==> flow/design.v <==
module branch_history_register #(parameter M = 4) (
    input logic clk,
    input logic reset,
    input logic branch_outcome,   
    output logic [M-1:0] bhr_out  
);
    always_ff @(posedge clk or posedge reset) begin
        if (reset) 
            bhr_out <= 0;  
        else 
            bhr_out <= {bhr_out[M-2:0], branch_outcome};  
    end
endmodule
module mnk_bit_predictor #(parameter K = 4,
                        parameter N = 2,
                        parameter M = 4
                        ) (
    input logic clk,
    input logic reset,
    input logic [K-1:0] index,
    input logic [M-1:0] bhr_in,
    input logic branch_outcome,        
    output logic prediction            
);
    logic [N-1:0] pht [((1<<K)*(1<<M))-1:0];  
    logic [K + M -1:0] new_index;
    assign new_index = {bhr_in,index};
    assign prediction = pht[new_index][N-1];
    always_ff @(posedge clk , posedge reset) begin
        if (reset) begin
            for (int i = 0; i < (1<<K)*(1<<M); i++)
                pht[i] <= 0;  
        end
        else begin
            if (branch_outcome) begin
                if (~(&pht[new_index]))
                    pht[new_index] <= pht[new_index] + 1;
            end
            else begin
                if (pht[new_index] > 0)
                    pht[new_index] <= pht[new_index] - 1;
            end
        end
    end
endmodule
module predictor_top #(parameter M = 3, parameter K = 4, parameter N = 3) (
    input logic clk,
    input logic reset,
    input logic [K-1:0] index,
    input logic branch_outcome,  
    output logic prediction,      
    output logic success
);
    logic [M-1:0] bhr_out;      
    branch_history_register #(M) bhr_inst (
        .clk(clk),
        .reset(reset),
        .branch_outcome(branch_outcome),
        .bhr_out(bhr_out)
    );
    mnk_bit_predictor #(K, N, M) pht_inst (
        .clk(clk),
        .reset(reset),
        .index(index),
        .bhr_in (bhr_out),
        .branch_outcome(branch_outcome),
        .prediction(prediction)
    );
    always_comb  begin
        if (prediction == branch_outcome)
        begin success = 1; end
        else begin
        success = 0;
        end
    end 
endmodule
Step by step through the tools: predictor_top --
Tool output for the design above, in the order of the flow. Lines are those of the file above, counted from 1. Operators carry their Yosys type and port widths (W data, S select, Z words). A cell with - has no value.
Set-up: top predictor_top, clock input clk, library sky130hd, timing corner tt_025C_1v80

Elaborated design --
Counts by Yosys on the flattened word-level netlist (proc, flatten, opt, wreduce). Print and check cells are left out. Cells with the same type and inputs are merged into one.
Cells by class: $add $sub $neg 2, multiply operators 0, divide/modulo/power cells 0, $lt $le $gt $ge 1, equal/unequal tests 129, shifts and indexed selects 0, mux-type cells 648, bitwise gates (word level) 0, reductions and logical operators 131
Operators with widths (count):
- $mux W3 | 646
- $eq A7 B7 Y1 const B | 64
- $reduce_and A3 Y1 | 129
- $pmux W3 S128 | 1
- $eq A7 B6 Y1 const B | 32
- $eq A7 B5 Y1 const B | 16
- $eq A7 B4 Y1 const B | 8
- $eq A7 B3 Y1 const B | 4
- $eq A7 B2 Y1 const B | 2
- $eq A7 B1 Y1 const B | 1
- $logic_not A7 Y1 | 1
- $add A3 B1 Y3 const B | 1
- $sub A3 B1 Y3 const B | 1
- $gt A3 B1 Y1 const B | 1
- $ne A2 B2 Y1 const B | 1
- $reduce_bool A2 Y1 | 1
- $eq A1 B1 Y1 | 1
- $mux W1 | 1
Word-level totals: bits in registers 387, latch bits 0, memory bits (writable) 0, ROM bits 0, word width x clocked read ports 0, memories 0, input bits 7, output and inout bits 2, word-level cells 1040

Depth --
Longest topological path by Yosys (ltp), each cell counted once; first at word level (registers and memories cut), then after technology mapping (sequential cells cut; the memories' decode and read muxes count).
Depth: word-level depth 10, ABC_AREA 0, depth in mapped cells 19, mapped depth without buffers 10

Synthesis result --
Source: synth_stat.txt of the flow (Yosys; design flattened, memories mapped). It holds for the ABC_AREA given above (unset counts as 0); a run with the other value may have another netlist. The area totals of this step are shown rounded.
Cells by type:
- sky130_fd_sc_hd__dfrtp_1 | count 387, area in all 9.68E+03 µm²
- sky130_fd_sc_hd__mux2_2 | count 253, area in all 2.85E+03 µm²
- sky130_fd_sc_hd__o21ai_0 | count 246, area in all 1.23E+03 µm²
- sky130_fd_sc_hd__nor2_1 | count 133, area in all 499.229 µm²
- sky130_fd_sc_hd__a22oi_1 | count 58, area in all 435.418 µm²
- sky130_fd_sc_hd__buf_2 | count 67, area in all 335.322 µm²
- sky130_fd_sc_hd__nand3_1 | count 67, area in all 335.322 µm²
- sky130_fd_sc_hd__clkbuf_1 | count 85, area in all 319.056 µm²
- sky130_fd_sc_hd__mux2_4 | count 16, area in all 240.23 µm²
- sky130_fd_sc_hd__a32oi_1 | count 27, area in all 236.477 µm²
- sky130_fd_sc_hd__nand2_1 | count 61, area in all 228.97 µm²
- sky130_fd_sc_hd__o211ai_1 | count 28, area in all 210.202 µm²
- sky130_fd_sc_hd__and3b_1 | count 19, area in all 166.41 µm²
- sky130_fd_sc_hd__o22ai_1 | count 20, area in all 125.12 µm²
- sky130_fd_sc_hd__nor4bb_1 | count 12, area in all 120.115 µm²
- sky130_fd_sc_hd__buf_6 | count 10, area in all 112.608 µm²
- sky130_fd_sc_hd__nor2b_1 | count 17, area in all 106.352 µm²
- sky130_fd_sc_hd__a21oi_1 | count 21, area in all 105.101 µm²
Other cell types: 67; their cells: 268.
Mapped netlist: mapped cells 1795, cell area after synthesis 0.0195 mm², area of sequential cells 0.00968 mm², flip-flops 387, buffer cells 181
The figures by module come from a second, unflattened synthesis with its own total; it is not the netlist above.
Unflattened totals: cell total of the unflattened synthesis 1616, area (unflattened synthesis) 0.0196 mm²
Rows give one instance, submodules left out.
By module:
- mnk_bit_predictor | instances 1, cells 1611, area 0.0195 mm², seq. area 0.00961 mm²
- branch_history_register (M=3) | instances 1, cells 4, area 0.0000788 mm², seq. area 0.0000751 mm²
- predictor_top | instances 1, cells 1, area 0.0000088 mm², seq. area 0 mm²

Timing after synthesis --
OpenSTA on the mapped netlist: ideal clock, no wires. The path of least setup slack (recovery checks aside). Input and output delay are each 20% of the period. Register names are those of the netlist, which keeps one name where synthesis merged equal registers.
Path post-synthesis: path type input-to-reg, start point input index[3], end point register pht_inst.pht[56][2], clock period 6.0 ns, external input delay 1.200 ns, setup time 0.128 ns, time at the first pin 1.200 ns, arrival time 4.614 ns, data required time 5.872 ns, slack 1.259 ns, delay of the path 3.542 ns, stages on the path 17, buffers on the path 8, synthesis period reached 4.741 ns
"delay of the path" is the arrival time less input delay plus setup time. "stages on the path": output pins that drive a net of the path, with the launching flip-flop's if there is one; two outputs of one cell count as two. "synthesis period reached" is the clock period less the worst setup slack; recovery checks do not enter. This is arithmetic on one report: input and output delays are still those of the set period (20% each). The rows between start and end are the longest chain of elaborated cells between them; the timing report does not say that the signal goes this way. Where chains are equally long, one stands for them. A line is the first line of the expression or statement that the cell stems from. Yosys adds cells for indexed reads and writes and turns some case tables into memories. A register here has more assigning lines than the two given.
On the way, post-synthesis: cell sequence sky130_fd_sc_hd__buf_6 > sky130_fd_sc_hd__buf_6 > sky130_fd_sc_hd__buf_2 > sky130_fd_sc_hd__buf_2 > sky130_fd_sc_hd__buf_1 > sky130_fd_sc_hd__mux2i_1 > sky130_fd_sc_hd__o32ai_1 > sky130_fd_sc_hd__a2111oi_0 > sky130_fd_sc_hd__nand4_1 > sky130_fd_sc_hd__nor4b_2 > sky130_fd_sc_hd__nor2_1 > sky130_fd_sc_hd__buf_2 > sky130_fd_sc_hd__fa_1 > sky130_fd_sc_hd__xor2_1 > sky130_fd_sc_hd__buf_2 > sky130_fd_sc_hd__buf_2 > sky130_fd_sc_hd__mux2_1, cells in the longest elaborated chain 10, elaborated cells between the ends (all ways) 147, classes of those cells add/sub: 2; compare: 1; eq/ne: 128; mux: 12; reduce/logical: 4
RTL lines, path post-synthesis:
- start, declared | RTL line 49 | input logic [K-1:0] index,
- $eq A7 B7 Y1 | RTL line 40 | if (pht[new_index] > 0)
- $pmux W3 S128 | RTL line 40
- $mux W3 | RTL line 35 | if (branch_outcome) begin
- $gt A3 B1 Y1 | RTL line 40
- $mux W3 | RTL line 40
- $mux W3 | RTL line 35
- $sub A3 B1 Y3 | RTL line 41 | pht[new_index] <= pht[new_index] - 1;
- $mux W3 | RTL line 41
- $mux W3 | RTL line 40
- $mux W3 | RTL line 35
- end, assigned | RTL line 37 | pht[new_index] <= pht[new_index] + 1;
- end, assigned | RTL line 41
- end, declared | RTL line 25 | logic [N-1:0] pht [((1<<K)*(1<<M))-1:0];

Worst path after layout --
Path of least setup slack in the final report of flow run C (OpenROAD, finished layout, wires in). Where an end is a register, its clock arrival counts in the times.
Path post-layout: path type reg-to-output, start point register bhr_inst.bhr_out[2], end point output success, clock period 6.04 ns, external output delay 1.21 ns, time at the first pin 0.54 ns, arrival time 4.85 ns, data required time 4.83 ns, slack -0.02 ns, stages on the path 12, buffers on the path 3
The rows between start and end are the longest chain of elaborated cells between them; the timing report does not say that the signal goes this way. Where chains are equally long, one stands for them.
On the way, post-layout: cell sequence sky130_fd_sc_hd__dfrtp_1 > sky130_fd_sc_hd__buf_12 > sky130_fd_sc_hd__and3b_1 > sky130_fd_sc_hd__a22oi_1 > sky130_fd_sc_hd__o22ai_1 > sky130_fd_sc_hd__nor4_1 > sky130_fd_sc_hd__nand4_1 > sky130_fd_sc_hd__nor4b_2 > sky130_fd_sc_hd__buf_4 > sky130_fd_sc_hd__nor2_1 > sky130_fd_sc_hd__xnor2_1 > sky130_fd_sc_hd__clkdlybuf4s50_1, cells in the longest elaborated chain 4, elaborated cells between the ends (all ways) 131, classes of those cells eq/ne: 128; mux: 2; reduce/logical: 1
RTL lines, path post-layout:
- start, declared | RTL line 5 | output logic [M-1:0] bhr_out
- start, assigned | RTL line 9 | bhr_out <= 0;
- start, assigned | RTL line 11 | bhr_out <= {bhr_out[M-2:0], branch_outcome};
- $eq A7 B7 Y1 | RTL line 28 | assign prediction = pht[new_index][N-1];
- $pmux W3 S128 | RTL line 28
- $eq A1 B1 Y1 | RTL line 70 | if (prediction == branch_outcome)
- $mux W1 | RTL line 70
- end, declared | RTL line 52 | output logic success

==> results <==
Module predictor_top, platform sky130hd: 4 stored runs of the flow (Yosys, OpenROAD) with differing settings, in no particular order. Input and output delays are each 20% of the period that was set; the output load is 0.01 pF.
"time of the worst setup path": the worst setup path's part of the clock period (all of it between registers, 20% less for each end at a port) less its slack. A launch clock that arrives late makes it longer, a capture clock that arrives late makes it shorter.
The measured numbers are rounded.

[flow run A] flow files
==> flow/run.sh <==
#!/bin/bash
# the make line also repeats the synthesis and layout settings of config.mk as NAME=value (left out here)
make -C /OpenROAD-flow-scripts/flow DESIGN_CONFIG=/design/flow/config.mk WORK_HOME=/design/flow/orfs CLKGATE_MAP_FILE= finish
==> flow/config.mk <==
export PLATFORM = sky130hd
export DESIGN_NAME = predictor_top
export DESIGN_NICKNAME = predictor_top
export VERILOG_FILES = /design/flow/design.v
export SDC_FILE = /design/flow/constraint.sdc
export NUM_CORES = 4
export LEC_CHECK = 0
export CAP_MARGIN = 35
export CELL_PAD_IN_SITES_GLOBAL_PLACEMENT = 3
export CORE_ASPECT_RATIO = 1.31
export CORE_MARGIN = 2
export CORE_UTILIZATION = 66
export CTS_CLUSTER_DIAMETER = 277
export HOLD_SLACK_MARGIN = 0.05
export MAX_ROUTING_LAYER = met5
export PLACE_DENSITY_LB_ADDON = 0.12
export SETUP_SLACK_MARGIN = -0.25
export SLEW_MARGIN = 20
export TNS_END_PERCENT = 80
==> flow/constraint.sdc <==
create_clock -name core_clock -period 6.04 [get_ports {clk}]
set_input_delay 1.2080 -clock core_clock [delete_from_list [all_inputs] [get_ports {clk}]]
set_output_delay 1.2080 -clock core_clock [all_outputs]
set_load 0.01 [all_outputs]

[flow run A] result: stopped before the end: placement reported FLW-0024

[flow run B] flow files
==> flow/run.sh <==
#!/bin/bash
# the make line also repeats the synthesis and layout settings of config.mk as NAME=value (left out here)
make -C /OpenROAD-flow-scripts/flow DESIGN_CONFIG=/design/flow/config.mk WORK_HOME=/design/flow/orfs CLKGATE_MAP_FILE= finish
==> flow/config.mk <==
export PLATFORM = sky130hd
export DESIGN_NAME = predictor_top
export DESIGN_NICKNAME = predictor_top
export VERILOG_FILES = /design/flow/design.v
export SDC_FILE = /design/flow/constraint.sdc
export NUM_CORES = 4
export LEC_CHECK = 0
export ABC_AREA = 1
export CAP_MARGIN = 35
export CELL_PAD_IN_SITES_GLOBAL_PLACEMENT = 3
export CORE_ASPECT_RATIO = 1.31
export CORE_MARGIN = 6
export CORE_UTILIZATION = 43
export CTS_CLUSTER_DIAMETER = 277
export HOLD_SLACK_MARGIN = 0.05
export MAX_ROUTING_LAYER = met5
export PLACE_DENSITY_LB_ADDON = 0.28
export SLEW_MARGIN = 10
export TNS_END_PERCENT = 80
==> flow/constraint.sdc <==
create_clock -name core_clock -period 8.32 [get_ports {clk}]
set_input_delay 1.6640 -clock core_clock [delete_from_list [all_inputs] [get_ports {clk}]]
set_output_delay 1.6640 -clock core_clock [all_outputs]
set_load 0.01 [all_outputs]

[flow run B] result: stopped before the end: placement reported FLW-0024

[flow run C] flow files
==> flow/run.sh <==
#!/bin/bash
# the make line also repeats the synthesis and layout settings of config.mk as NAME=value (left out here)
make -C /OpenROAD-flow-scripts/flow DESIGN_CONFIG=/design/flow/config.mk WORK_HOME=/design/flow/orfs CLKGATE_MAP_FILE= finish
==> flow/config.mk <==
export PLATFORM = sky130hd
export DESIGN_NAME = predictor_top
export DESIGN_NICKNAME = predictor_top
export VERILOG_FILES = /design/flow/design.v
export SDC_FILE = /design/flow/constraint.sdc
export NUM_CORES = 4
export LEC_CHECK = 0
export CAP_MARGIN = 35
export CORE_MARGIN = 2
export CORE_UTILIZATION = 66
export MAX_ROUTING_LAYER = met5
export PLACE_DENSITY_LB_ADDON = 0.12
export SLEW_MARGIN = 20
export TNS_END_PERCENT = 80
==> flow/constraint.sdc <==
create_clock -name core_clock -period 6.04 [get_ports {clk}]
set_input_delay 1.2080 -clock core_clock [delete_from_list [all_inputs] [get_ports {clk}]]
set_output_delay 1.2080 -clock core_clock [all_outputs]
set_load 0.01 [all_outputs]

[flow run C] result: total negative setup slack -0.015 ns; worst setup slack after layout -0.015 ns; area of the synthesized netlist 0.0195 mm²; time of the worst setup path 4.85 ns; worst path kind reg-to-output; standard-cell area of the final layout 0.022 mm²; utilization after layout 0.76; die footprint 0.031 mm²

[flow run D] flow files
==> flow/run.sh <==
#!/bin/bash
# the make line also repeats the synthesis and layout settings of config.mk as NAME=value (left out here)
make -C /OpenROAD-flow-scripts/flow DESIGN_CONFIG=/design/flow/config.mk WORK_HOME=/design/flow/orfs CLKGATE_MAP_FILE= finish
==> flow/config.mk <==
export PLATFORM = sky130hd
export DESIGN_NAME = predictor_top
export DESIGN_NICKNAME = predictor_top
export VERILOG_FILES = /design/flow/design.v
export SDC_FILE = /design/flow/constraint.sdc
export NUM_CORES = 4
export LEC_CHECK = 0
export ABC_AREA = 1
export CAP_MARGIN = 25
export CELL_PAD_IN_SITES_GLOBAL_PLACEMENT = 3
export CORE_ASPECT_RATIO = 1.31
export CORE_MARGIN = 8
export CORE_UTILIZATION = 43
export CTS_CLUSTER_DIAMETER = 277
export HOLD_SLACK_MARGIN = 0.16
export MAX_ROUTING_LAYER = met4
export PLACE_DENSITY_LB_ADDON = 0.17
export SLEW_MARGIN = 10
export TNS_END_PERCENT = 80
==> flow/constraint.sdc <==
create_clock -name core_clock -period 7.71 [get_ports {clk}]
set_input_delay 1.5420 -clock core_clock [delete_from_list [all_inputs] [get_ports {clk}]]
set_output_delay 1.5420 -clock core_clock [all_outputs]
set_load 0.01 [all_outputs]

[flow run D] result: stopped before the end: placement reported FLW-0024
